==> flow/design.v <==
module tb_dp #(
    parameter BHT_ENTERIES    = 128,
    parameter BTB_ENTERIES    = 32,
    parameter INSTR_SIZE_BYTE = 4
) 
(
    clk,
    rst_n,
    in_fetch_pc,
    in_fetch_nop,
    in_exe_pc,
    in_exe_nop,
    in_exe_branch_taken,
    in_exe_branch_offset,
    out_pc_offset,
    out_fetch_branch_taken
);
input clk;
input rst_n;
input in_fetch_nop;
input [INSTR_SIZE_BYTE*8-1 :0] in_fetch_pc;
input in_exe_nop;
input [INSTR_SIZE_BYTE*8-1 :0] in_exe_pc;
input in_exe_branch_taken;
input [INSTR_SIZE_BYTE*8-1 :0] in_exe_branch_offset;
output [INSTR_SIZE_BYTE*8-1 :0] out_pc_offset;
output out_fetch_branch_taken;
reg [1:0] bht_entry [0:BHT_ENTERIES-1];
reg [INSTR_SIZE_BYTE*8-1 :0] btb_entry [0:BTB_ENTERIES-1];
reg [24:0] btb_tag [0:BTB_ENTERIES-1];
assign out_pc_offset = btb_entry[in_fetch_pc[6:2]];
assign out_fetch_branch_taken = bht_entry[in_fetch_pc[8:2]][1]&&(btb_tag[in_fetch_pc[6:2]]==in_fetch_pc[31:7]);
always@(posedge clk or negedge rst_n) begin
    if(rst_n) begin
        if(!in_exe_nop) begin
            if(in_exe_branch_taken) begin
                bht_entry[in_exe_pc[8:2]]  <= (bht_entry[in_exe_pc[8:2]]==2'b11) ? bht_entry[in_exe_pc[8:2]] : bht_entry[in_exe_pc[8:2]] + 1'b1   ;
                btb_entry[in_exe_pc[6:2]]  <=  in_exe_branch_offset;
                btb_tag[in_exe_pc[6:2]]    <=  in_exe_pc[31:7];
            end
            else if(!in_exe_branch_taken) begin
                bht_entry[in_exe_pc[8:2]]  <= (bht_entry[in_exe_pc[8:2]]==2'b00) ? bht_entry[in_exe_pc[8:2]] : bht_entry[in_exe_pc[8:2]] - 1'b1   ;
            end
        end
    end
    else if(!rst_n) begin
        bht_entry[0]  <=   0 ;bht_entry[1]  <=   0 ;bht_entry[2]  <=   0 ;bht_entry[3]  <=   0 ;bht_entry[4]  <=   0 ;bht_entry[5]  <=   0 ;bht_entry[6]  <=   0 ;bht_entry[7]  <=   0 ;bht_entry[8]  <=   0 ;bht_entry[9]  <=   0 ;
        bht_entry[10]  <=   0 ;bht_entry[11]  <=   0 ;bht_entry[12]  <=   0 ;bht_entry[13]  <=   0 ;bht_entry[14]  <=   0 ;bht_entry[15]  <=   0 ;bht_entry[16]  <=   0 ;bht_entry[17]  <=   0 ;bht_entry[18]  <=   0 ;bht_entry[19]  <=   0 ;
        bht_entry[20]  <=   0 ;bht_entry[21]  <=   0 ;bht_entry[22]  <=   0 ;bht_entry[23]  <=   0 ;bht_entry[24]  <=   0 ;bht_entry[25]  <=   0 ;bht_entry[26]  <=   0 ;bht_entry[27]  <=   0 ;bht_entry[28]  <=   0 ;bht_entry[29]  <=   0 ;
        bht_entry[30]  <=   0 ;bht_entry[31]  <=   0 ;bht_entry[32]  <=   0 ;bht_entry[33]  <=   0 ;bht_entry[34]  <=   0 ;bht_entry[35]  <=   0 ;bht_entry[36]  <=   0 ;bht_entry[37]  <=   0 ;bht_entry[38]  <=   0 ;bht_entry[39]  <=   0 ;
        bht_entry[40]  <=   0 ;bht_entry[41]  <=   0 ;bht_entry[42]  <=   0 ;bht_entry[43]  <=   0 ;bht_entry[44]  <=   0 ;bht_entry[45]  <=   0 ;bht_entry[46]  <=   0 ;bht_entry[47]  <=   0 ;bht_entry[48]  <=   0 ;bht_entry[49]  <=   0 ;
        bht_entry[50]  <=   0 ;bht_entry[51]  <=   0 ;bht_entry[52]  <=   0 ;bht_entry[53]  <=   0 ;bht_entry[54]  <=   0 ;bht_entry[55]  <=   0 ;bht_entry[56]  <=   0 ;bht_entry[57]  <=   0 ;bht_entry[58]  <=   0 ;bht_entry[59]  <=   0 ;
        bht_entry[60]  <=   0 ;bht_entry[61]  <=   0 ;bht_entry[62]  <=   0 ;bht_entry[63]  <=   0 ;bht_entry[64]  <=   0 ;bht_entry[65]  <=   0 ;bht_entry[66]  <=   0 ;bht_entry[67]  <=   0 ;bht_entry[68]  <=   0 ;bht_entry[69]  <=   0 ;
        bht_entry[70]  <=   0 ;bht_entry[71]  <=   0 ;bht_entry[72]  <=   0 ;bht_entry[73]  <=   0 ;bht_entry[74]  <=   0 ;bht_entry[75]  <=   0 ;bht_entry[76]  <=   0 ;bht_entry[77]  <=   0 ;bht_entry[78]  <=   0 ;bht_entry[79]  <=   0 ;
        bht_entry[80]  <=   0 ;bht_entry[81]  <=   0 ;bht_entry[82]  <=   0 ;bht_entry[83]  <=   0 ;bht_entry[84]  <=   0 ;bht_entry[85]  <=   0 ;bht_entry[86]  <=   0 ;bht_entry[87]  <=   0 ;bht_entry[88]  <=   0 ;bht_entry[89]  <=   0 ;
        bht_entry[90]  <=   0 ;bht_entry[91]  <=   0 ;bht_entry[92]  <=   0 ;bht_entry[93]  <=   0 ;bht_entry[94]  <=   0 ;bht_entry[95]  <=   0 ;bht_entry[96]  <=   0 ;bht_entry[97]  <=   0 ;bht_entry[98]  <=   0 ;bht_entry[99]  <=   0 ;
        bht_entry[100]  <=   0 ;bht_entry[101]  <=   0 ;bht_entry[102]  <=   0 ;bht_entry[103]  <=   0 ;bht_entry[104]  <=   0 ;bht_entry[105]  <=   0 ;bht_entry[106]  <=   0 ;bht_entry[107]  <=   0 ;bht_entry[108]  <=   0 ;bht_entry[109]  <=   0 ;
        bht_entry[110]  <=   0 ;bht_entry[111]  <=   0 ;bht_entry[112]  <=   0 ;bht_entry[113]  <=   0 ;bht_entry[114]  <=   0 ;bht_entry[115]  <=   0 ;bht_entry[116]  <=   0 ;bht_entry[117]  <=   0 ;bht_entry[118]  <=   0 ;bht_entry[119]  <=   0 ;
        bht_entry[120]  <=   0 ;bht_entry[121]  <=   0 ;bht_entry[122]  <=   0 ;bht_entry[123]  <=   0 ;bht_entry[124]  <=   0 ;bht_entry[125]  <=   0 ;bht_entry[126]  <=   0 ;bht_entry[127]  <=   0 ;
        btb_entry[0]  <=   0;
        btb_tag[0]    <=   0;
        btb_entry[1]  <=   0;
        btb_tag[1]    <=   0;
        btb_entry[2]  <=   0;
        btb_tag[2]    <=   0;
        btb_entry[3]  <=   0;
        btb_tag[3]    <=   0;
        btb_entry[4]  <=   0;
        btb_tag[4]    <=   0;
        btb_entry[5]  <=   0;
        btb_tag[5]    <=   0;
        btb_entry[6]  <=   0;
        btb_tag[6]    <=   0;
        btb_entry[7]  <=   0;
        btb_tag[7]    <=   0;
        btb_entry[8]  <=   0;
        btb_tag[8]    <=   0;
        btb_entry[9]  <=   0;
        btb_tag[9]    <=   0;
        btb_entry[10]  <=   0;
        btb_tag[10]    <=   0;
        btb_entry[11]  <=   0;
        btb_tag[11]    <=   0;
        btb_entry[12]  <=   0;
        btb_tag[12]    <=   0;
        btb_entry[13]  <=   0;
        btb_tag[13]    <=   0;
        btb_entry[14]  <=   0;
        btb_tag[14]    <=   0;
        btb_entry[15]  <=   0;
        btb_tag[15]    <=   0;
        btb_entry[16]  <=   0;
        btb_tag[16]    <=   0;
        btb_entry[17]  <=   0;
        btb_tag[17]    <=   0;
        btb_entry[18]  <=   0;
        btb_tag[18]    <=   0;
        btb_entry[19]  <=   0;
        btb_tag[19]    <=   0;
        btb_entry[20]  <=   0;
        btb_tag[20]    <=   0;
        btb_entry[21]  <=   0;
        btb_tag[21]    <=   0;
        btb_entry[22]  <=   0;
        btb_tag[22]    <=   0;
        btb_entry[23]  <=   0;
        btb_tag[23]    <=   0;
        btb_entry[24]  <=   0;
        btb_tag[24]    <=   0;
        btb_entry[25]  <=   0;
        btb_tag[25]    <=   0;
        btb_entry[26]  <=   0;
        btb_tag[26]    <=   0;
        btb_entry[27]  <=   0;
        btb_tag[27]    <=   0;
        btb_entry[28]  <=   0;
        btb_tag[28]    <=   0;
        btb_entry[29]  <=   0;
        btb_tag[29]    <=   0;
        btb_entry[30]  <=   0;
        btb_tag[30]    <=   0;
        btb_entry[31]  <=   0;
        btb_tag[31]    <=   0;
    end
end
endmodule
Step by step through the tools: tb_dp
What the tools print for tb_dp, step after step.
Lines are those of the file above, counted from 1.
Cell names lack the library's common part.
The mark -- stands for no value.

design
  design top = tb_dp
  clock input = clk
  cell library = sky130hd
  library corner = tt_025C_1v80

Elaborated design
Yosys after proc, flatten, opt, wreduce and memory -nomap, before mapping. Print and check cells are not counted. Equal cells are merged and count once.

storage and ports
  flip-flop bits (word level) = 2080
  bits of input ports = 101

operators by class
  eq/ne operators = 318
  reduce/logical cells = 166
  bitwise operators = 1
  multiplexer cells = 395
  add/subtract/negate cells = 2

operators with widths
  operator                                                             count
  32-bit parallel mux with 32-bit select                               1
  7-bit == test (second input constant)                                128
  25-bit parallel mux with 32-bit select                               1
  2-bit two-way mux                                                    390
  2-bit parallel mux with 128-bit select                               2
  7-bit by 6-bit == test with 1-bit output (second input constant)     64
  2-bit AND reduction                                                  128
  2-bit parallel mux with 127-bit select                               1
  7-bit by 5-bit == test with 1-bit output (second input constant)     32
  5-bit == test (second input constant)                                32
  7-bit by 4-bit == test with 1-bit output (second input constant)     16
  3-bit AND reduction                                                  32
  5-bit by 4-bit == test with 1-bit output (second input constant)     16
  7-bit by 3-bit == test with 1-bit output (second input constant)     8
  5-bit by 3-bit == test with 1-bit output (second input constant)     8
  7-bit by 2-bit == test with 1-bit output (second input constant)     4
  25-bit == test                                                       1
  5-bit by 2-bit == test with 1-bit output (second input constant)     4
  7-bit by 1-bit == test with 1-bit output (second input constant)     2
  7-bit zero test                                                      2
  5-bit by 1-bit == test with 1-bit output (second input constant)     2
  5-bit zero test                                                      2
  2-bit by 1-bit adder with 2-bit output (second input constant)       1
  2-bit by 1-bit subtractor with 2-bit output (second input constant)  1
  2-bit == test (second input constant)                                1
  2-bit zero test                                                      1
  1-bit logical AND                                                    1
  1-bit inverter                                                       1

Longest topological paths
Longest topological path by Yosys (ltp), each cell counted once; first at word level (registers and memories cut), then after technology mapping (sequential cells cut; the memories' decode and read muxes count).

logic depth
  depth in word-level cells = 8
  ABC_AREA = 0
  gate-level depth with buffers = 15

Netlist
The flow's flattened synthesis, as Yosys stat reports it; memories are mapped. The netlist is that of the ABC_AREA named above (0 if unset); the other value can give another one.
The area totals of this step are shown rounded.

cells by type
  cell       count
  dfrtp_1    2080
  mux2_2     1827
  a22oi_1    702
  nand2_1    669
  o21ai_0    310
  clkbuf_1   362
  buf_1      253
  nand3_1    169
  and3_1     126
  nand4_1    103
  nor2_1     144
  a21oi_1    107
  mux2i_1    44
  nor4_1     68
  a2111oi_0  43
  buf_2      74
  a22o_1     40
  a221oi_1   37

Other cell types: 65; their cells: 432.

mapped netlist
  flip-flop cells = 2080
  buffer cells = 713
  sequential part of the area = 52000 um^2
  standard cells after synthesis = 7590
  cell area after synthesis = 93100 um^2

Worst setup path after synthesis
OpenSTA on the mapped netlist: ideal clock, no wires. The path of least setup slack (recovery checks aside). Input and output delay are each 20% of the period. Register names are those of the netlist, which keeps one name where synthesis merged equal registers.

timing post-synthesis
  kind = input-to-output
  start point = input port in_fetch_pc[4]
  end point = output port out_fetch_branch_taken
  data required time = 8.000 ns
  path delay = 2.704 ns
  output delay = 2.000 ns
  stages on the path = 11
  setup slack = 3.296 ns
  period = 10.0 ns
  time at the first pin = 2.000 ns
  arrival time = 4.704 ns
  buffers on the path = 3
  synthesis period reached = 6.704 ns

"path delay" is the arrival time less input delay plus setup time.
A path that ends at an output port has no setup time.
"stages on the path": output pins that drive a net of the path, with the launching flip-flop's if there is one; two outputs of one cell count as two.
"synthesis period reached" = period - worst setup slack (recovery checks aside). The figure is calculated, with input and output delays left at 20% of the set period.
The rows between start and end are the longest chain of elaborated cells between them; the timing report does not say that the signal goes this way. Where chains are equally long, one stands for them.
Each line given opens the expression or statement behind the cell; cells for indexed reads and writes are added by Yosys, which also makes memories of some case tables.

between the ends, post-synthesis
  cells stage by stage = buf_6 > or3b_2 > nor2_1 > clkbuf_1 > clkbuf_1 > a222oi_1 > nand4_1 > o22ai_1 > xnor2_1 > or4_1 > nor4_1
  length of the longest elaborated chain = 4

ends and longest elaborated chain, post-synthesis
  what                                    RTL line  text
  start: declaration                      21        input [INSTR_SIZE_BYTE*8-1 :0] in_fetch_pc;
  5-bit == test                           32        assign out_fetch_branch_taken = bht_entry[in_fetch_pc[8:2]][1]&&(btb_tag[in_fetch_pc[6:2]]==in_fetch_pc[31:7]) ...
  25-bit parallel mux with 32-bit select  32
  25-bit == test                          32
  1-bit logical AND                       32
  end: declaration                        27        output out_fetch_branch_taken;

Worst path after layout
From the final timing report of flow run 1: the path of least setup slack in the routed layout; clock arrival at registers is part of the times.

timing after layout
  kind = input-to-output
  start point = input port in_fetch_pc[3]
  end point = output port out_fetch_branch_taken
  data required time = 4.34 ns
  time at the first pin = 1.08 ns
  setup slack = -0.25 ns
  output delay = 1.08 ns
  period = 5.42 ns
  buffers on the path = 5
  stages on the path = 13
  arrival time = 4.58 ns

The rows between start and end are the longest chain of elaborated cells between them; the timing report does not say that the signal goes this way. Where chains are equally long, one stands for them.

between the ends, after layout
  cells stage by stage = buf_8 > buf_12 > mux2_2 > a22oi_2 > o221a_4 > nand4_1 > nor3_4 > buf_4 > mux2_2 > or4_4 > nor4_4 > buf_4 > buf_6
  length of the longest elaborated chain = 4

ends and longest elaborated chain, after layout
  what                                    RTL line  text
  start: declaration                      21        input [INSTR_SIZE_BYTE*8-1 :0] in_fetch_pc;
  5-bit == test                           32        assign out_fetch_branch_taken = bht_entry[in_fetch_pc[8:2]][1]&&(btb_tag[in_fetch_pc[6:2]]==in_fetch_pc[31:7]) ...
  25-bit parallel mux with 32-bit select  32
  25-bit == test                          32
  1-bit logical AND                       32
  end: declaration                        27        output out_fetch_branch_taken;

Subject: flow runs of tb_dp

Hi,

4 stored runs of tb_dp in the flow (synthesis by Yosys, layout by OpenROAD, sky130hd cells), in arbitrary order. Constraints: input delay and output delay 20% of the set period each, output load 0.01 pF.
By "achieved clock period" is meant the clock period of the run minus its worst setup slack. This is arithmetic on one report: input and output delays are still those of the set period (20% each).
"worst setup path time" means the part of the period allowed to the worst setup path (the constraints hold back 20% at inputs and 20% at outputs) less its slack; where the path has registers, the arrival times of their clocks count too.
"power consumption" rests on the timing tool's default activity at the inputs, not on a simulated workload.
The results are shown rounded.
A setting shown as . is not set for that run.

name                                    flow run 1       flow run 2       flow run 3       flow run 4
CORE_UTILIZATION                        32               30               30               30
PLACE_DENSITY_LB_ADDON                  0.16             .                .                0.08
SETUP_SLACK_MARGIN                      0.96             0.5              2.19             0.5
period_ns                               5.42             16.0             9.57             5.77
CAP_MARGIN                              20               20               20               20
CORE_MARGIN                             2                2                2                2
SLEW_MARGIN                             20               20               20               30
CELL_PAD_IN_SITES_DETAIL_PLACEMENT      .                .                .                2
CTS_CLUSTER_DIAMETER                    .                .                .                304
GPL_ROUTABILITY_DRIVEN                  .                .                .                0
achieved clock period (ns)              5.668            12.991           7.458            5.907
standard-cell area after layout (um^2)  115000           106000           109000           114000
overall die area (um^2)                 295000           315000           315000           315000
setup TNS (ns)                          -0.248           0.000            0.000            -0.137
power consumption (uW)                  40300            12800            21800            38100
worst setup path time (ns)              3.50             6.59             3.63             3.60
kind of the worst setup path            input-to-output  input-to-output  input-to-output  input-to-output
utilization (%)                         39.7             34.5             35.4             37.0
worst setup slack after layout (ns)     -0.248           3.01             2.11             -0.137
netlist area reported by Yosys (um^2)   93100            93100            93100            93100

Regards
